==> flow/design.v <==
module flex_counter
#(
	parameter NUM_CNT_BITS = 4
)
(
	input wire clk,
	input wire n_rst,
	input wire clear,
	input wire count_enable,
	input wire [(NUM_CNT_BITS-1):0] rollover_val,
	output logic [(NUM_CNT_BITS-1):0] count_out,
	output logic rollover_flag
);
	logic [(NUM_CNT_BITS-1):0] next_count;  
	logic next_rollover_flag;
	always_ff @ (posedge clk, negedge n_rst) begin
	if (n_rst == 1'b0) begin  
		rollover_flag <= 0;
		count_out <= 0;
	end
	else begin
		count_out <= next_count;
		rollover_flag <= next_rollover_flag;
	end
	end
	always_comb begin
	  next_count = count_out;
	  next_rollover_flag = 0;
	  if (clear == 1'b1) begin 
		next_count = 0;
	  end
	  else if ((rollover_val == count_out) && (count_enable == 1)) begin
		next_count = 1;
	  end
	  else if (count_enable == 1) begin 
		next_count = count_out + 1; 
	  end
	  if (rollover_val == next_count) begin 
		next_rollover_flag = 1'b1; 
	  end
	end
endmodule
module counter(
    input clk,
          n_rst,
          cnt_up,
          clear,
    output one_k_samples
);
flex_counter 
					#(
                        .NUM_CNT_BITS(10)
					)
					A1 (
                    .clk(clk), 
					.n_rst(n_rst), 
					.clear(clear), 
					.count_enable(cnt_up), 	
					.rollover_val(10'd1000),
					.count_out(),
					.rollover_flag(one_k_samples)
                    );
endmodule
module magnitude(
    input logic  [16:0] in,
    output logic [15:0] out
);
always_comb begin
    if (in[16] == 1'b1) begin  
        out = ~(in[15:0]) + 1;
    end
    else begin
        out = in[15:0];
    end
end
endmodule
module datapath (
    input  logic        clk,
    input  logic        n_reset,
    input  logic [2:0]  op,
    input  logic [3:0]  src1,
    input  logic [3:0]  src2,
    input  logic [3:0]  dest,
    input  logic [15:0] ext_data1,
    input  logic [15:0] ext_data2,
    output logic [16:0] outreg_data,
    output logic        overflow
);
    logic        w_en;
    logic [1:0]  w_data_sel;
    logic [1:0]  alu_op;
    logic [16:0] src1_data, src2_data, alu_result, dest_data;
    always_comb begin
        w_en = 1'b0;
        w_data_sel = 2'b10;
        alu_op = 2'b00;
        case (op)
            3'b001: begin w_en = 1'b1; w_data_sel = 2'b10; alu_op = 2'b00; end
            3'b010: begin w_en = 1'b1; w_data_sel = 2'b00; end
            3'b011: begin w_en = 1'b1; w_data_sel = 2'b01; end
            3'b100: begin w_en = 1'b1; w_data_sel = 2'b10; alu_op = 2'b01; end
            3'b101: begin w_en = 1'b1; w_data_sel = 2'b10; alu_op = 2'b10; end
            3'b110: begin w_en = 1'b1; w_data_sel = 2'b10; alu_op = 2'b11; end
            default: ;
        endcase
    end
    alu CORE (.src1_data(src1_data), .src2_data(src2_data), .alu_op(alu_op),
              .result(alu_result), .overflow(overflow));
    always_comb begin
        case (w_data_sel)
            2'b00:   dest_data = {1'b0, ext_data1};
            2'b01:   dest_data = {1'b0, ext_data2};
            default: dest_data = alu_result;
        endcase
    end
    register_file RF (.clk(clk), .n_reset(n_reset), .w_en(w_en),
                      .r1_sel(src1), .r2_sel(src2), .w_sel(dest),
                      .w_data(dest_data), .r1_data(src1_data),
                      .r2_data(src2_data), .outreg_data(outreg_data));
endmodule
module alu (
    input  logic [16:0] src1_data,
    input  logic [16:0] src2_data,
    input  logic [1:0]  alu_op,
    output logic [16:0] result,
    output logic        overflow
);
    logic [17:0] large_sum, large_dif;
    logic [31:0] full_mult;
    assign large_sum = {src1_data[16], src1_data} + {src2_data[16], src2_data};
    assign large_dif = {src1_data[16], src1_data} - {src2_data[16], src2_data};
    assign full_mult = src1_data[15:0] * src2_data[15:0];
    always_comb begin
        case (alu_op)
            2'b00: begin result = src1_data; overflow = 1'b0; end
            2'b01: begin result = large_sum[16:0]; overflow = large_sum[17] ^ large_sum[16]; end
            2'b10: begin result = large_dif[16:0]; overflow = large_dif[17] ^ large_dif[16]; end
            default: begin result = {1'b0, full_mult[30:15]}; overflow = full_mult[31]; end
        endcase
    end
endmodule
module register_file (
    input  logic        clk,
    input  logic        n_reset,
    input  logic        w_en,
    input  logic [3:0]  r1_sel,
    input  logic [3:0]  r2_sel,
    input  logic [3:0]  w_sel,
    input  logic [16:0] w_data,
    output logic [16:0] r1_data,
    output logic [16:0] r2_data,
    output logic [16:0] outreg_data
);
    logic [16:0] regs_matrix [15:0];
    always_ff @ (posedge clk, negedge n_reset) begin
        if (!n_reset) begin
            for (int i = 0; i < 16; i++) regs_matrix[i] <= 17'd0;
        end
        else if (w_en) begin
            regs_matrix[w_sel] <= w_data;
        end
    end
    assign r1_data = regs_matrix[r1_sel];
    assign r2_data = regs_matrix[r2_sel];
    assign outreg_data = regs_matrix[0];
endmodule
module controller (
    input clk,
          n_rst,
    input logic dr,
                lc,
                overflow,
    output logic cnt_up,
                 clear,
                 modwait,
    output reg [2:0] op,
    output reg [3:0] src1,
                     src2,
                     dest,
    output logic err,
                 processed
);
typedef enum bit[4:0] {idle, 
                    eidle, 
                    eidle2,
                    load1, 
                    load2, 
                    load3, 
                    load4, 
                    coeff1, 
                    coeff2, 
                    coeff3, 
                    coeff4, 
                    store, 
                    check, 
                    zero, 
                    sort1, 
                    sort2, 
                    sort3, 
                    sort4, 
                    mul1, 
                    mul2, 
                    mul3, 
                    mul4, 
                    sub1, 
                    sub2, 
                    add1, 
                    add2, 
                    done
}firState;
firState curstate, nexstate;
logic next_modwait, next_processed;
always_ff @ (posedge clk, negedge n_rst) begin
    if (!n_rst)begin
    curstate <= idle;
    modwait <= 0;
    processed <= 0;
    end
    else begin
    curstate <= nexstate;
    modwait <= next_modwait;
    processed <= next_processed;
    end
end
always_comb begin
    nexstate = idle;
    err = 0;
    clear = 0;
    cnt_up = 0;
    next_modwait = 0;
    next_processed = 0;
    op = 3'b000;
    src1 = 4'd0;
    src2 = 4'd0;
    dest = 4'd0;
    case (curstate) 
        idle:
            begin
                next_modwait = 0; 
                clear = 0;
                cnt_up = 0;
                op = 3'b000;
                err = 0;
                if (lc) begin
                    nexstate = load1;
                end
                else if (dr) begin
                    nexstate = store;
                    next_modwait = 1;
                end
                else begin
                    nexstate = idle;
                end
            end
        eidle:
                begin
                    err = 1;
                    next_modwait = 0;
                    nexstate = eidle2;
                end
        eidle2:
                begin
                    err = 1;
                    if (lc) begin
                        nexstate = load1;
                    end
                    else if (dr) begin
                        nexstate = store;
                    end
                    else begin
                        nexstate = eidle2; 
                    end
                end
        load1:  
                begin
                    next_modwait = 1;
                    clear = 1;
                    err = 0;
                    op = 3'b011;
                    dest = 4'd5;  
                    nexstate = coeff1;
                end
        coeff1:  
                begin
                    next_modwait = 0;
                    clear = 0;
                    op = 3'b000;
                    if (lc) begin
                        nexstate = load2;
                    end
                    else begin
                        nexstate = coeff1;
                    end
                end
        load2:
                begin
                    next_modwait = 1;
                    op = 3'b011;
                    dest = 4'd6;  
                    nexstate = coeff2;
                end
        coeff2:  
                begin
                    next_modwait = 0;
                    op = 3'b000;
                    if (lc) begin
                        nexstate = load3;
                    end
                    else begin
                        nexstate = coeff2;
                    end
                end
        load3:
                begin
                    next_modwait = 1;
                    op = 3'b011;
                    dest = 4'd7;  
                    nexstate = coeff3;
                end
        coeff3:  
                begin
                    next_modwait = 0;
                    op = 3'b000;
                    if (lc) begin
                        nexstate = load4;
                    end
                    else begin
                    nexstate = coeff3;
                    end
                end
        load4:
                begin
                  next_modwait = 1;
                  op = 3'b011;
                  dest = 4'd8;  
                  nexstate = coeff4;
                end
        coeff4:  
                begin
                    next_modwait = 0;
                    op = 3'b000;
                    nexstate = idle;
                end
        store:  
                begin
                    if (dr) begin
                    cnt_up = 1;
                    next_modwait = 1;
                    op = 3'b010;
                    dest = 4'd9;  
                    nexstate = zero;
                    end
                    else begin
                        nexstate = eidle;
                    end
                end
        zero:
                begin
                    cnt_up = 0;
                    next_modwait = 1;
                    src1 = 4'd0;
                    src2 = 4'd0;
                    dest = 4'd0;  
                    op = 3'b101;  
                    nexstate = sort1;
                end
        sort1:
                begin
                    next_modwait = 1;
                    src1 = 4'd2;
                    dest = 4'd1;  
                    op = 3'b001;  
                    nexstate = sort2;
                end
        sort2:
                begin
                    next_modwait = 1;
                    src1 = 4'd3;
                    dest = 4'd2;  
                    op = 3'b001;  
                    nexstate = sort3;
                end
        sort3:
                begin
                    next_modwait = 1;
                    src1 = 4'd4;
                    dest = 4'd3;  
                    op = 3'b001;  
                    nexstate = sort4;
                end
        sort4:
                begin
                    next_modwait = 1;
                    src1 = 4'd9;
                    dest = 4'd4;  
                    op = 3'b001;  
                    nexstate = mul1;
                end
        mul1:
                begin
                    next_modwait = 1;
                    src1 = 4'd4; 
                    src2 = 4'd5; 
                    dest = 4'd9;  
                    op = 3'b110;  
                    nexstate = sub1;
                end
        sub1:
                begin
                    next_modwait = 1;
                    src1 = 4'd0;
                    src2 = 4'd9;
                    dest = 4'd0;  
                    op = 3'b101;  
                    if (overflow) begin
                        nexstate = eidle;
                        next_processed = 1;
                    end
                    else begin
                        nexstate = mul2;
                    end
                end
        mul2: 
                begin
                    next_modwait = 1;
                    src1 = 4'd3; 
                    src2 = 4'd6; 
                    dest = 4'd9;  
                    op = 3'b110;  
                    nexstate = add1;
                end
        add1:
                begin
                    next_modwait = 1;
                    src1 = 4'd0;
                    src2 = 4'd9;
                    dest = 4'd0;  
                    op = 3'b100;  
                    if (overflow) begin
                        nexstate = eidle;
                        next_processed = 1;
                    end
                    else begin
                        nexstate = mul3;
                    end
                end
        mul3:
                begin
                    next_modwait = 1;
                    src1 = 4'd2; 
                    src2 = 4'd7; 
                    dest = 4'd9;  
                    op = 3'b110;  
                    nexstate = sub2;
                end
        sub2:
                begin
                    next_modwait = 1;
                    src1 = 4'd0;
                    src2 = 4'd9;
                    dest = 4'd0;  
                    op = 3'b101;  
                    if (overflow) begin
                        nexstate = eidle;
                        next_processed = 1;
                    end
                    else begin
                        nexstate = mul4;
                    end
                end
        mul4:
                begin
                    next_modwait = 1;
                    src1 = 4'd1; 
                    src2 = 4'd8; 
                    dest = 4'd9;  
                    op = 3'b110;  
                    nexstate = add2;
                end
        add2:
                begin
                    next_modwait = 1;
                    src1 = 4'd0;
                    src2 = 4'd9;
                    dest = 4'd0;  
                    op = 3'b100;  
                    if (overflow) begin
                        nexstate = eidle;
                        next_processed = 1;
                    end
                    else begin
                        nexstate = done;
                        next_processed = 1;
                    end
                end
        done:
                begin
                    op = 3'b000;
                    next_modwait = 0;
                    nexstate = idle;
                end
    endcase
end
endmodule
module fir_filter(
    input clk,
          n_reset,
    input logic [15:0] sample_data,
                        fir_coefficient,
    input logic load_coeff,
                data_ready,
    output logic one_k_samples,
                 processed,
                 modwait,
    output logic [15:0] fir_out,
    output logic err
);
    logic  cnt_up,
          clear,
          overflow;
    logic [2:0] op;
    logic [3:0] src1, src2, dest;
    logic [16:0] outreg_data;  
    logic done;
    assign processed = done;
    controller    B1(
                    .clk(clk),
                    .n_rst(n_reset),
                    .dr(data_ready),
                    .lc(load_coeff),
                    .overflow(overflow),
                    .cnt_up(cnt_up),
                    .clear(clear),
                    .modwait(modwait),
                    .op(op),
                    .src1(src1),
                    .src2(src2),
                    .dest(dest),
                    .err(err),
                    .processed(done)
                    );
    counter   C1(
                    .clk(clk),
                    .n_rst(n_reset),
                    .cnt_up(cnt_up),
                    .clear(clear),
                    .one_k_samples(one_k_samples)
                    );
    datapath    D1(
                    .clk(clk),
                    .n_reset(n_reset),
                    .op(op),
                    .src1(src1),
                    .src2(src2),
                    .dest(dest),
                    .ext_data1(sample_data),
                    .ext_data2(fir_coefficient),
                    .outreg_data(outreg_data),
                    .overflow(overflow)
                    );
    magnitude   E1(
                    .in(outreg_data),
                    .out(fir_out)
                    );
endmodule
module coefficient_loader(
    input clk,
          n_reset,
    input logic new_coefficient_set,
    input logic modwait,
    output logic load_coeff,
    output logic [1:0] coefficient_num,
    output logic clear_new_coefficient
);
typedef enum bit [2:0] {IDLE, 
                        F0,
                        F1,
                        F2,
			            F3} loadState;	
loadState state, nexstate;
always_ff @ (posedge clk, negedge n_reset) begin
    if(!n_reset) begin
        state <= IDLE;
    end
    else begin
        state <= nexstate;
    end
end
always_comb begin
     nexstate = state;  
     coefficient_num = 2'b00;  
     load_coeff = 0;  
     clear_new_coefficient = 0;  
    case (state)
        IDLE:
            begin
                clear_new_coefficient = 0;
                if(new_coefficient_set && !modwait) begin
                    nexstate = F0;
                end
                else begin
                    nexstate = IDLE;
                end
            end
        F0:
            begin
                coefficient_num = 2'b00;  
                if(!modwait) begin
                    load_coeff = 1;  
                end
                else if (load_coeff && !modwait) begin
                    load_coeff = 0;  
                end
                else begin
                    nexstate = F1;  
                end
            end
        F1:
            begin
                coefficient_num = 2'b01;  
                if(!modwait) begin
                    load_coeff = 1;  
                end
                else if (load_coeff) begin
                    load_coeff = 0;  
                end
                else begin
                     nexstate = F2;  
                end
            end
        F2:
            begin
                 coefficient_num = 2'b10;  
                if(!modwait) begin
                    load_coeff = 1;  
                end
                else if (load_coeff) begin
                    load_coeff = 0;  
                end
                else begin
                    nexstate = F3;  
                end
            end
        F3:
            begin
                  coefficient_num = 2'b11;  
                if(!modwait) begin
                    load_coeff = 1;  
                end
                else if (load_coeff) begin
                    load_coeff = 0;  
                end
                else begin
                    nexstate = IDLE;  
                    clear_new_coefficient = 1;  
                end
            end
    endcase 
end
endmodule
module ahb_lite_slave(
    input   clk,
            n_rst,
    output logic [15:0] sample_data,
    output logic data_ready,
                new_coefficient_set,
    input logic clear_new_coefficient,
                processed,
    input logic [1:0] coefficient_num,
    output logic [15:0] fir_coefficient,
    input logic modwait,
    input logic [15:0] fir_out,
    input logic err,
                hsel,
    input logic [3:0] haddr,
    input logic hsize,
    input logic [1:0] htrans,
    input logic hwrite,
    input logic [15:0] hwdata,
    output logic [15:0] hrdata,
    output logic hresp
);
logic [15:0] [7:0] register, nexregister; 
logic [15:0] nexhrdata, nexfir_coefficient;
logic next_data_ready;
logic write1, nexwrite1;
logic [3:0]storeadd, nexstoreadd;
always_ff @ (posedge clk, negedge n_rst) begin
if(!n_rst) begin
    hrdata <= 0;
    data_ready <= 0;
    write1 <= 0;
    storeadd <= 0;
    register[0] <= 0;
    register[1] <= 0;
    register[2] <= 0;
    register[3] <= 0;
    register[4] <= 0;
    register[5] <= 0;
    register[6] <= 0;
    register[7] <= 0;
    register[8] <= 0;
    register[9] <= 0;
    register[10] <= 0;
    register[11] <= 0;
    register[12] <= 0;
    register[13] <= 0;
    register[14] <= 0;
    register[15] <= 0;
end
else begin
    hrdata <= nexhrdata;
    data_ready <= next_data_ready;
    write1 <= nexwrite1;
    storeadd <= nexstoreadd;
    register[0] <= nexregister[0];
    register[1] <= nexregister[1];
    register[2] <= nexregister[2];
    register[3] <= nexregister[3];
    register[4] <= nexregister[4];
    register[5] <= nexregister[5];
    register[6] <= nexregister[6];
    register[7] <= nexregister[7];
    register[8] <= nexregister[8];
    register[9] <= nexregister[9];
    register[10] <= nexregister[10];
    register[11] <= nexregister[11];
    register[12] <= nexregister[12];
    register[13] <= nexregister[13];
    register[14] <= nexregister[14];
    register[15] <= nexregister[15];
end
end
always_comb begin
    hresp = 0;  
    nexhrdata = 0;  
    if(processed) begin
        next_data_ready = 0;
    end
    else begin
        next_data_ready = data_ready;  
    end
    nexwrite1 = write1;  
    nexstoreadd = storeadd;  
    nexregister[0][0] = {modwait | new_coefficient_set | data_ready | write1 | (hsel & hwrite & (htrans == 2'd2))};  
    nexregister[0][7:1] = {7'd0};  
    nexregister[1][0] = {err};  
    nexregister[1][7:1] = {7'd0};  
    nexregister[2] = fir_out[7:0];
    nexregister[3] = fir_out[15:8];
    nexregister[4] = register[4];
    nexregister[5] = register[5];
    nexregister[6] = register[6];
    nexregister[7] = register[7];
    nexregister[8] = register[8];
    nexregister[9] = register[9];
    nexregister[10] = register[10];
    nexregister[11] = register[11];
    nexregister[12] = register[12];
    nexregister[13] = register[13];
    if (clear_new_coefficient) begin
        nexregister[14] = 8'h0000;
    end
    else begin
        nexregister[14] = register[14];
    end
    nexregister[15] = register[15];
            if (write1) begin
                nexwrite1 = 0;  
                if({storeadd[3:1], 1'b0} == 4'd4) 
                begin
                    next_data_ready = 1'b1;
                end
                nexregister[{storeadd[3:1], 1'b0}] = hwdata[7:0];  
                nexregister[{storeadd[3:1], 1'b1}] = hwdata[15:8];  
            end
    if (hsel)  
    begin
        if(haddr < 0  ||  14 < haddr)
        begin
            hresp = 1;
        end
        else
        begin
            if(hwrite && (htrans == 2'd2)) 
            begin
                if(!hsize)  
                begin
                    if(!((haddr == 0)
                    | (haddr == 1)
                    | (haddr == 2)
                    | (haddr == 3))) 
                    begin
                        if(haddr[3:1] == 4'd6) 
                        begin
                            next_data_ready = 1'b1;
                        end
                        nexregister[haddr] = hwdata;  
                    end
                    else  
                    begin
                            hresp = 1;  
                    end  
                end
                else  
                begin
                    if(!((haddr == 0)
                    | (haddr == 1)
                    | (haddr == 2)
                    | (haddr == 3))) 
                    begin
                        nexwrite1 = 1;  
                        nexstoreadd = haddr;  
                    end
                    else  
                    begin
                            hresp = 1;  
                    end  
                end
            end
            else 
            begin
                if(!hsize)  
                begin
                        nexhrdata = register[haddr];  
                end
                else  
                begin
                       nexhrdata[7:0] = nexregister[{haddr[3:1], 1'b0}];  
                       nexhrdata[15:8] = nexregister[{haddr[3:1], 1'b1}];  
                end
            end
        end
    end
end
assign fir_coefficient = {register[7 + (coefficient_num * 2)], register[6 + (coefficient_num * 2)]};
assign new_coefficient_set = {register[14][0]};
assign  sample_data = {register[5], register[4]};
endmodule
module ahb_lite_fir_filter(
    input clk,
          n_rst,
    input logic hsel,
    input logic [3:0] haddr,
    input logic hsize,
    input logic [1:0] htrans,
    input logic hwrite,
    input logic [15:0] hwdata,
    output logic [15:0] hrdata,
    output logic hresp
);
logic [15:0] fir_out, sample_data, fir_coefficient;
logic [1:0] coefficient_num;
logic processed, err, modwait, data_ready, new_coefficient_set, load_coeff, clear_new_coefficient;
ahb_lite_slave AHB (.clk(clk), 
                    .n_rst(n_rst),
                    .fir_out(fir_out),
                    .modwait(modwait),
                    .err(err),
                    .sample_data(sample_data),
                    .data_ready(data_ready),
                    .fir_coefficient(fir_coefficient),
                    .new_coefficient_set(new_coefficient_set),
                    .coefficient_num(coefficient_num),
                    .clear_new_coefficient(clear_new_coefficient),
                    .hsel(hsel),
                    .htrans(htrans),
                    .haddr(haddr),
                    .hsize(hsize),
                    .hwrite(hwrite),
                    .hwdata(hwdata),
                    .hrdata(hrdata),
                    .hresp(hresp),
                    .processed(processed));
coefficient_loader CFL  (.clk(clk),
                        .n_reset(n_rst),
                        .new_coefficient_set(new_coefficient_set),
                        .modwait(modwait),
                        .load_coeff(load_coeff),
                        .coefficient_num(coefficient_num),
                        .clear_new_coefficient(clear_new_coefficient));
fir_filter FF      (.clk(clk),
                  .n_reset(n_rst),
                  .sample_data(sample_data),
                  .fir_coefficient(fir_coefficient),
                  .load_coeff(load_coeff),
                  .data_ready(data_ready),
                  .one_k_samples(),
                  .modwait(modwait),
                  .fir_out(fir_out),
                  .err(err),
                  .processed(processed)
);
endmodule
# From RTL to reports: ahb_lite_fir_filter
# Module ahb_lite_fir_filter before and after one edit of its RTL, step after step.
# Lines under "before" count in the file above, lines under "after" in the edited file.
# "change" is "after" less "before", of the values as shown; "change_rel_pct" is that difference over "before", in percent.
# Operators: Yosys type, input widths -> output width; for muxes data width and select width s.
# Not given: --
[inputs]
top = "ahb_lite_fir_filter"
clock_port = "clk"
cell_library = "sky130hd"
pvt_corner = "tt_025C_1v80"

# Diff
# The edit as a unified diff against the file above.
# The edited RTL no longer does the same as the RTL above: the edit was made by script, with no optimisation intended.
# begin of diff
@@ -129,5 +129,5 @@
     logic [31:0] full_mult;
     assign large_sum = {src1_data[16], src1_data} + {src2_data[16], src2_data};
-    assign large_dif = {src1_data[16], src1_data} - {src2_data[16], src2_data};
+    assign large_dif = {src1_data[16], src1_data} ^ {src2_data[16], src2_data};
     assign full_mult = src1_data[15:0] * src2_data[15:0];
     always_comb begin
# end of diff

# Word-level counts
# Yosys after proc, flatten, opt, wreduce and memory -nomap, before mapping. Print and check cells are not counted.
[bits]
columns = ["element", "before", "after", "change", "change_rel_pct"]
rows = [
  ["register_bits", 432, 432, 0, 0.00],
  ["out_inout_bits", 17, 17, 0, 0.00],
]
[classes]
columns = ["element", "before", "after", "change", "change_rel_pct"]
rows = [
  ["add_sub_neg", 5, 4, -1, -20.00],
  ["mul", 1, 1, 0, 0.00],
  ["n_cmp", 2, 2, 0, 0.00],
  ["equal", 109, 109, 0, 0.00],
  ["shifts", 5, 5, 0, 0.00],
  ["mux", 108, 108, 0, 0.00],
  ["logic", 14, 15, 1, 7.14],
  ["n_reduce_logical", 49, 49, 0, 0.00],
]
[op_table]
columns = ["cell", "before", "after", "change", "change_rel_pct"]
rows = [
  ["$sub 17x17->18", 1, 0, -1, -100.00],
  ["$xor 18x18->18", 0, 1, 1, "--"],
]
# Operator kinds equal on both sides are left out: 64.

# Depth
# Depth = most cells in a row (Yosys ltp): at word level without a register or memory, in the mapped netlist without a sequential cell, where the memories' decode and read muxes count.
[logic_depth]
columns = ["element", "before", "after", "change", "change_rel_pct"]
rows = [
  ["word_depth", 13, 13, 0, 0.00],
  ["ABC_AREA", "0", "0", "--", "--"],
  ["mapped_depth", 35, 36, 1, 2.86],
]

# After synthesis
# Yosys stat after the flow's synthesis: flattened, memories mapped to cells. It holds for the ABC_AREA given above (unset counts as 0); a run with the other value may have another netlist.
[by_type]
columns = ["cell_type", "before", "after", "change", "change_rel_pct"]
rows = [
  ["sky130_fd_sc_hd__o21ai_0", 146, 242, 96, 65.75],
  ["sky130_fd_sc_hd__a21oi_1", 290, 195, -95, -32.76],
  ["sky130_fd_sc_hd__nor2_1", 401, 316, -85, -21.20],
  ["sky130_fd_sc_hd__mux2_2", 161, 110, -51, -31.68],
  ["sky130_fd_sc_hd__nand2_1", 455, 503, 48, 10.55],
  ["sky130_fd_sc_hd__a211oi_1", 38, 67, 29, 76.32],
  ["sky130_fd_sc_hd__mux2i_1", 89, 116, 27, 30.34],
  ["sky130_fd_sc_hd__a221oi_1", 38, 12, -26, -68.42],
  ["sky130_fd_sc_hd__clkbuf_1", 168, 192, 24, 14.29],
  ["sky130_fd_sc_hd__a311oi_1", 24, 3, -21, -87.50],
  ["sky130_fd_sc_hd__inv_1", 278, 259, -19, -6.83],
  ["sky130_fd_sc_hd__ha_1", 136, 119, -17, -12.50],
  ["sky130_fd_sc_hd__a22oi_1", 43, 27, -16, -37.21],
  ["sky130_fd_sc_hd__xnor2_1", 24, 8, -16, -66.67],
  ["sky130_fd_sc_hd__and2_1", 33, 46, 13, 39.39],
  ["sky130_fd_sc_hd__nand2b_1", 23, 10, -13, -56.52],
  ["sky130_fd_sc_hd__a21o_1", 28, 39, 11, 39.29],
  ["sky130_fd_sc_hd__a22o_1", 11, 22, 11, 100.00],
]
# Cell types equal on both sides are left out: 13.
# Not every row of either side is listed.
[mapped]
columns = ["element", "before", "after", "change", "change_rel_pct"]
rows = [
  ["cell_count", 3523, 3515, -8, -0.23],
  ["area_um2", 32227.2, 32209.6, -17.6, -0.05],
  ["flip_flops", 420, 420, 0, 0.00],
]
# By module: a second synthesis without flattening, with its own total; a netlist apart from the flattened one above.
[unflattened]
columns = ["element", "before", "after", "change", "change_rel_pct"]
rows = [
  ["cells_unflattened", 3668, 3571, -97, -2.64],
  ["hier_area_um2", 37689.9, 36931.7, -758.2, -2.01],
]
# Rows give one instance, submodules left out.
[by_module_before]
columns = ["module", "instances", "n_cells", "mod_area_um2", "seq_area_um2"]
rows = [
  ["register_file", 1, 1364, 15394.8, 6806.5],
  ["alu", 1, 1199, 10019.6, 0.0],
  ["ahb_lite_slave", 1, 805, 9188.8, 3728.6],
  ["controller", 1, 76, 1004.7, 701.9],
  ["flex_counter (NUM_CNT_BITS=10)", 1, 112, 991.0, 275.3],
  ["datapath", 1, 44, 509.2, 0.0],
  ["magnitude", 1, 48, 355.3, 0.0],
  ["coefficient_loader", 1, 18, 219.0, 126.4],
  ["counter", 1, 2, 7.5, 0.0],
  ["ahb_lite_fir_filter", 1, 0, 0.0, 0.0],
  ["fir_filter", 1, 0, 0.0, 0.0],
]
[by_module_after]
columns = ["module", "instances", "n_cells", "mod_area_um2", "seq_area_um2"]
rows = [
  ["register_file", 1, 1364, 15394.8, 6806.5],
  ["alu", 1, 1102, 9261.4, 0.0],
  ["ahb_lite_slave", 1, 805, 9188.8, 3728.6],
  ["controller", 1, 76, 1004.7, 701.9],
  ["flex_counter (NUM_CNT_BITS=10)", 1, 112, 991.0, 275.3],
  ["datapath", 1, 44, 509.2, 0.0],
  ["magnitude", 1, 48, 355.3, 0.0],
  ["coefficient_loader", 1, 18, 219.0, 126.4],
  ["counter", 1, 2, 7.5, 0.0],
  ["ahb_lite_fir_filter", 1, 0, 0.0, 0.0],
  ["fir_filter", 1, 0, 0.0, 0.0],
]

# Path before layout
# OpenSTA on the mapped netlist: ideal clock, no wires. The path of least setup slack (recovery checks aside). Input and output delay are each 20% of the period. Register names are those of the netlist, which keeps one name where synthesis merged equal registers.
[synth_path]
columns = ["element", "before", "after", "change", "change_rel_pct"]
rows = [
  ["path_type", "register -> register", "register -> register", "--", "--"],
  ["startpoint", "register FF.B1.curstate", "register FF.B1.curstate", "--", "--"],
  ["endpoint", "register FF.D1.RF.regs_matrix[14][7]", "register FF.D1.RF.regs_matrix[7][4]", "--", "--"],
  ["period_ns", 12.0, 12.0, 0.0, 0.00],
  ["setup_ns", 0.133, 0.131, -0.002, "--"],
  ["launch_ns", 0.000, 0.000, 0.000, "--"],
  ["arrival_time_ns", 8.044, 8.128, 0.084, 1.04],
  ["required_time_ns", 11.867, 11.869, 0.002, 0.02],
  ["path_slack_ns", 3.823, 3.741, -0.082, "--"],
  ["delay_ns", 8.177, 8.259, 0.082, 1.00],
  ["path_stages", 32, 30, -2, -6.25],
  ["n_path_buf", 4, 6, 2, 50.00],
  ["period_less_setup_slack_ns", 8.177, 8.259, 0.082, 1.00],
]
# "delay_ns" = arrival - input delay + setup time.
# "path_stages": output pins that drive a net of the path, with the launching flip-flop's if there is one; two outputs of one cell count as two.
# "period_less_setup_slack_ns" = period - worst setup slack (recovery checks aside). The figure is calculated, with input and output delays left at 20% of the set period.
# Where an end lacks its bit number, it is one bit of the signal, or one of the new flip-flops if synthesis recoded a state register.
# The rows between start and end are the longest chain of elaborated cells between them; the timing report does not say that the signal goes this way. Where chains are equally long, one stands for them.
# Each line given opens the expression or statement behind the cell; cells for indexed reads and writes are added by Yosys, which also makes memories of some case tables.
[synth_via_before]
cell_sequence = "sky130_fd_sc_hd__dfrtp_1 > sky130_fd_sc_hd__or4_1 > sky130_fd_sc_hd__buf_2 > sky130_fd_sc_hd__nor3_1 > sky130_fd_sc_hd__clkbuf_1 > sky130_fd_sc_hd__a22oi_1 > sky130_fd_sc_hd__a31oi_1 > sky130_fd_sc_hd__clkbuf_1 > sky130_fd_sc_hd__ha_1 > sky130_fd_sc_hd__inv_1 > sky130_fd_sc_hd__fa_1 > sky130_fd_sc_hd__inv_1 > sky130_fd_sc_hd__fa_1 > sky130_fd_sc_hd__inv_1 > sky130_fd_sc_hd__fa_1 > sky130_fd_sc_hd__inv_1 > sky130_fd_sc_hd__fa_1 > sky130_fd_sc_hd__fa_1 > sky130_fd_sc_hd__inv_1 > sky130_fd_sc_hd__fa_1 > sky130_fd_sc_hd__inv_1 > sky130_fd_sc_hd__ha_1 > sky130_fd_sc_hd__a21oi_1 > sky130_fd_sc_hd__o21a_1 > sky130_fd_sc_hd__nor3b_1 > sky130_fd_sc_hd__and2_1 > sky130_fd_sc_hd__and3_1 > sky130_fd_sc_hd__o31a_1 > sky130_fd_sc_hd__xnor2_1 > sky130_fd_sc_hd__a21oi_1 > sky130_fd_sc_hd__buf_2 > sky130_fd_sc_hd__a21oi_1"
elab_chain_cells = 8
cone_cells = 87
classes_between = "add/sub (2); mul (1); eq/ne (58); mux (11); reduce/logical (15)"
[synth_rtl_before]
columns = ["element", "line", "text"]
rows = [
  ["start: declaration", 211, "firState curstate, nexstate;"],
  ["start: assignment", 215, "curstate <= idle;"],
  ["start: assignment", 220, "curstate <= nexstate;"],
  ["$eq 5x5->1", 236, "case (curstate)"],
  ["$reduce_or 2->1", "--", ""],
  ["$pmux 4 s5", 236, ""],
  ["$eq 4x4->1", 163, "assign r1_data = regs_matrix[r1_sel];"],
  ["$pmux 17 s16", 163, ""],
  ["$mul 16x16->32", 132, "assign full_mult = src1_data[15:0] * src2_data[15:0];"],
  ["$pmux 17 s3", 134, "case (alu_op)"],
  ["$pmux 17 s2", 110, "case (w_data_sel)"],
  ["end: assignment", 157, "for (int i = 0; i < 16; i++) regs_matrix[i] <= 17'd0;"],
  ["end: assignment", 160, "regs_matrix[w_sel] <= w_data;"],
  ["end: declaration", 154, "logic [16:0] regs_matrix [15:0];"],
]
[synth_via_after]
cell_sequence = "sky130_fd_sc_hd__dfrtp_1 > sky130_fd_sc_hd__buf_4 > sky130_fd_sc_hd__buf_2 > sky130_fd_sc_hd__buf_2 > sky130_fd_sc_hd__buf_2 > sky130_fd_sc_hd__buf_1 > sky130_fd_sc_hd__mux2i_1 > sky130_fd_sc_hd__nor2_1 > sky130_fd_sc_hd__a221o_1 > sky130_fd_sc_hd__o32ai_1 > sky130_fd_sc_hd__inv_1 > sky130_fd_sc_hd__nand2_1 > sky130_fd_sc_hd__fa_1 > sky130_fd_sc_hd__fa_1 > sky130_fd_sc_hd__inv_1 > sky130_fd_sc_hd__fa_1 > sky130_fd_sc_hd__fa_1 > sky130_fd_sc_hd__fa_1 > sky130_fd_sc_hd__inv_1 > sky130_fd_sc_hd__fa_1 > sky130_fd_sc_hd__inv_1 > sky130_fd_sc_hd__ha_1 > sky130_fd_sc_hd__inv_1 > sky130_fd_sc_hd__nor3_1 > sky130_fd_sc_hd__nand2_1 > sky130_fd_sc_hd__o41ai_4 > sky130_fd_sc_hd__o22ai_1 > sky130_fd_sc_hd__a211oi_2 > sky130_fd_sc_hd__clkbuf_1 > sky130_fd_sc_hd__o21ai_0"
elab_chain_cells = 8
cone_cells = 87
classes_between = "add/sub (1); mul (1); eq/ne (58); mux (11); logic (1); reduce/logical (15)"
[synth_rtl_after]
columns = ["element", "line", "text"]
rows = [
  ["start: declaration", 211, "firState curstate, nexstate;"],
  ["start: assignment", 215, "curstate <= idle;"],
  ["start: assignment", 220, "curstate <= nexstate;"],
  ["$eq 5x5->1", 236, "case (curstate)"],
  ["$reduce_or 2->1", "--", ""],
  ["$pmux 4 s5", 236, ""],
  ["$eq 4x4->1", 163, "assign r1_data = regs_matrix[r1_sel];"],
  ["$pmux 17 s16", 163, ""],
  ["$mul 16x16->32", 132, "assign full_mult = src1_data[15:0] * src2_data[15:0];"],
  ["$pmux 17 s3", 134, "case (alu_op)"],
  ["$pmux 17 s2", 110, "case (w_data_sel)"],
  ["end: assignment", 157, "for (int i = 0; i < 16; i++) regs_matrix[i] <= 17'd0;"],
  ["end: assignment", 160, "regs_matrix[w_sel] <= w_data;"],
  ["end: declaration", 154, "logic [16:0] regs_matrix [15:0];"],
]

# Timing after layout
# From the final timing report of the runs of pair A: the path of least setup slack in the routed layout; clock arrival at registers is part of the times.
[layout_path]
columns = ["element", "before", "after", "change", "change_rel_pct"]
rows = [
  ["path_type", "register -> register", "register -> register", "--", "--"],
  ["startpoint", "register FF.B1.curstate", "register FF.B1.curstate", "--", "--"],
  ["endpoint", "register FF.D1.RF.regs_matrix[13][5]", "register FF.D1.RF.regs_matrix[6][12]", "--", "--"],
  ["period_ns", 12.0, 12.0, 0.0, 0.00],
  ["setup_ns", 0.16, 0.16, 0.00, "--"],
  ["launch_ns", 0.60, 0.63, 0.03, 5.00],
  ["arrival_time_ns", 10.23, 10.76, 0.53, 5.18],
  ["required_time_ns", 12.45, 12.46, 0.01, 0.08],
  ["path_slack_ns", 2.22, 1.70, -0.52, "--"],
  ["path_stages", 27, 27, 0, 0.00],
  ["n_path_buf", 1, 0, -1, -100.00],
]
# Where an end lacks its bit number, it is one bit of the signal, or one of the new flip-flops if synthesis recoded a state register.
# The rows between start and end are the longest chain of elaborated cells between them; the timing report does not say that the signal goes this way. Where chains are equally long, one stands for them.
[layout_via_before]
cell_sequence = "sky130_fd_sc_hd__dfrtp_1 > sky130_fd_sc_hd__or4_4 > sky130_fd_sc_hd__nor3_2 > sky130_fd_sc_hd__buf_4 > sky130_fd_sc_hd__a222oi_1 > sky130_fd_sc_hd__nand2_1 > sky130_fd_sc_hd__a21oi_1 > sky130_fd_sc_hd__or3_1 > sky130_fd_sc_hd__inv_2 > sky130_fd_sc_hd__nand2_1 > sky130_fd_sc_hd__fa_1 > sky130_fd_sc_hd__fa_1 > sky130_fd_sc_hd__inv_1 > sky130_fd_sc_hd__fa_1 > sky130_fd_sc_hd__fa_1 > sky130_fd_sc_hd__fa_1 > sky130_fd_sc_hd__inv_1 > sky130_fd_sc_hd__fa_1 > sky130_fd_sc_hd__inv_1 > sky130_fd_sc_hd__ha_1 > sky130_fd_sc_hd__a21oi_1 > sky130_fd_sc_hd__o21bai_1 > sky130_fd_sc_hd__a21oi_1 > sky130_fd_sc_hd__o21ai_0 > sky130_fd_sc_hd__a221o_1 > sky130_fd_sc_hd__a221oi_4 > sky130_fd_sc_hd__o21ai_0"
elab_chain_cells = 8
cone_cells = 87
classes_between = "add/sub (2); mul (1); eq/ne (58); mux (11); reduce/logical (15)"
[layout_rtl_before]
columns = ["element", "line", "text"]
rows = [
  ["start: declaration", 211, "firState curstate, nexstate;"],
  ["start: assignment", 215, "curstate <= idle;"],
  ["start: assignment", 220, "curstate <= nexstate;"],
  ["$eq 5x5->1", 236, "case (curstate)"],
  ["$reduce_or 2->1", "--", ""],
  ["$pmux 4 s5", 236, ""],
  ["$eq 4x4->1", 163, "assign r1_data = regs_matrix[r1_sel];"],
  ["$pmux 17 s16", 163, ""],
  ["$mul 16x16->32", 132, "assign full_mult = src1_data[15:0] * src2_data[15:0];"],
  ["$pmux 17 s3", 134, "case (alu_op)"],
  ["$pmux 17 s2", 110, "case (w_data_sel)"],
  ["end: assignment", 157, "for (int i = 0; i < 16; i++) regs_matrix[i] <= 17'd0;"],
  ["end: assignment", 160, "regs_matrix[w_sel] <= w_data;"],
  ["end: declaration", 154, "logic [16:0] regs_matrix [15:0];"],
]
[layout_via_after]
cell_sequence = "sky130_fd_sc_hd__dfrtp_1 > sky130_fd_sc_hd__or4_1 > sky130_fd_sc_hd__nor3_1 > sky130_fd_sc_hd__a22oi_1 > sky130_fd_sc_hd__a31o_2 > sky130_fd_sc_hd__clkinv_1 > sky130_fd_sc_hd__ha_1 > sky130_fd_sc_hd__inv_1 > sky130_fd_sc_hd__fa_1 > sky130_fd_sc_hd__inv_1 > sky130_fd_sc_hd__fa_1 > sky130_fd_sc_hd__inv_1 > sky130_fd_sc_hd__fa_1 > sky130_fd_sc_hd__inv_1 > sky130_fd_sc_hd__fa_1 > sky130_fd_sc_hd__fa_1 > sky130_fd_sc_hd__inv_1 > sky130_fd_sc_hd__fa_1 > sky130_fd_sc_hd__inv_1 > sky130_fd_sc_hd__ha_1 > sky130_fd_sc_hd__inv_1 > sky130_fd_sc_hd__nor3_1 > sky130_fd_sc_hd__nand2_1 > sky130_fd_sc_hd__o41ai_4 > sky130_fd_sc_hd__a211oi_1 > sky130_fd_sc_hd__a211oi_2 > sky130_fd_sc_hd__o31ai_1"
elab_chain_cells = 8
cone_cells = 87
classes_between = "add/sub (1); mul (1); eq/ne (58); mux (11); logic (1); reduce/logical (15)"
[layout_rtl_after]
columns = ["element", "line", "text"]
rows = [
  ["start: declaration", 211, "firState curstate, nexstate;"],
  ["start: assignment", 215, "curstate <= idle;"],
  ["start: assignment", 220, "curstate <= nexstate;"],
  ["$eq 5x5->1", 236, "case (curstate)"],
  ["$reduce_or 2->1", "--", ""],
  ["$pmux 4 s5", 236, ""],
  ["$eq 4x4->1", 163, "assign r1_data = regs_matrix[r1_sel];"],
  ["$pmux 17 s16", 163, ""],
  ["$mul 16x16->32", 132, "assign full_mult = src1_data[15:0] * src2_data[15:0];"],
  ["$pmux 17 s3", 134, "case (alu_op)"],
  ["$pmux 17 s2", 110, "case (w_data_sel)"],
  ["end: assignment", 157, "for (int i = 0; i < 16; i++) regs_matrix[i] <= 17'd0;"],
  ["end: assignment", 160, "regs_matrix[w_sel] <= w_data;"],
  ["end: declaration", 154, "logic [16:0] regs_matrix [15:0];"],
]

# Layout results
# Both versions went through the flow (Yosys, OpenROAD) with the same settings in each pair. Constraints: input delay and output delay 20% of the set period each, output load 0.01 pF.
[flow_settings_pair_A]
CORE_UTILIZATION = 40
period_ns = 12.0
CAP_MARGIN = 20
CORE_MARGIN = 2
SLEW_MARGIN = 20
[measured_pair_A]
columns = ["element", "before", "after", "change", "change_rel_pct"]
rows = [
  ["yosys.chip_area_um2", 32227.2, 32209.6, -17.6, -0.05],
  ["dieArea_um2", 82854.7, 82808.7, -46.0, -0.06],
  ["layout_stdcell_area_um2", 35669.2, 35451.5, -217.7, -0.61],
  ["final_util_pct", 44.5, 44.2, -0.3, "--"],
  ["worst_setup_slack_ns", 2.221, 1.695, -0.526, "--"],
  ["setup_tns_ns", 0.000, 0.000, 0.000, "--"],
  ["power.total_w", 0.003357, 0.003284, -0.000073, -2.17],
]
[flow_settings_pair_B]
CELL_PAD_IN_SITES_GLOBAL_PLACEMENT = 0
CORE_UTILIZATION = 45
GPL_ROUTABILITY_DRIVEN = 1
GPL_TIMING_DRIVEN = 1
MAX_ROUTING_LAYER = "met5"
PLACE_DENSITY_LB_ADDON = 0.18
SETUP_SLACK_MARGIN = -0.55
SLEW_MARGIN = 35
period_ns = 6.15
CAP_MARGIN = 20
CORE_MARGIN = 2
[measured_pair_B]
columns = ["element", "before", "after", "change", "change_rel_pct"]
rows = [
  ["yosys.chip_area_um2", 32227.2, 32209.6, -17.6, -0.05],
  ["dieArea_um2", 73772.0, 73734.0, -38.0, -0.05],
  ["layout_stdcell_area_um2", 41556.1, 41808.8, 252.7, 0.61],
  ["final_util_pct", 58.3, 58.8, 0.5, "--"],
  ["worst_setup_slack_ns", -1.805, -1.842, -0.037, "--"],
  ["setup_tns_ns", -213.220, -276.929, -63.709, "--"],
  ["power.total_w", 0.006764, 0.006544, -0.000220, -3.25],
]
# "power.total_w" rests on the timing tool's default activity at the inputs, not on a simulated workload.
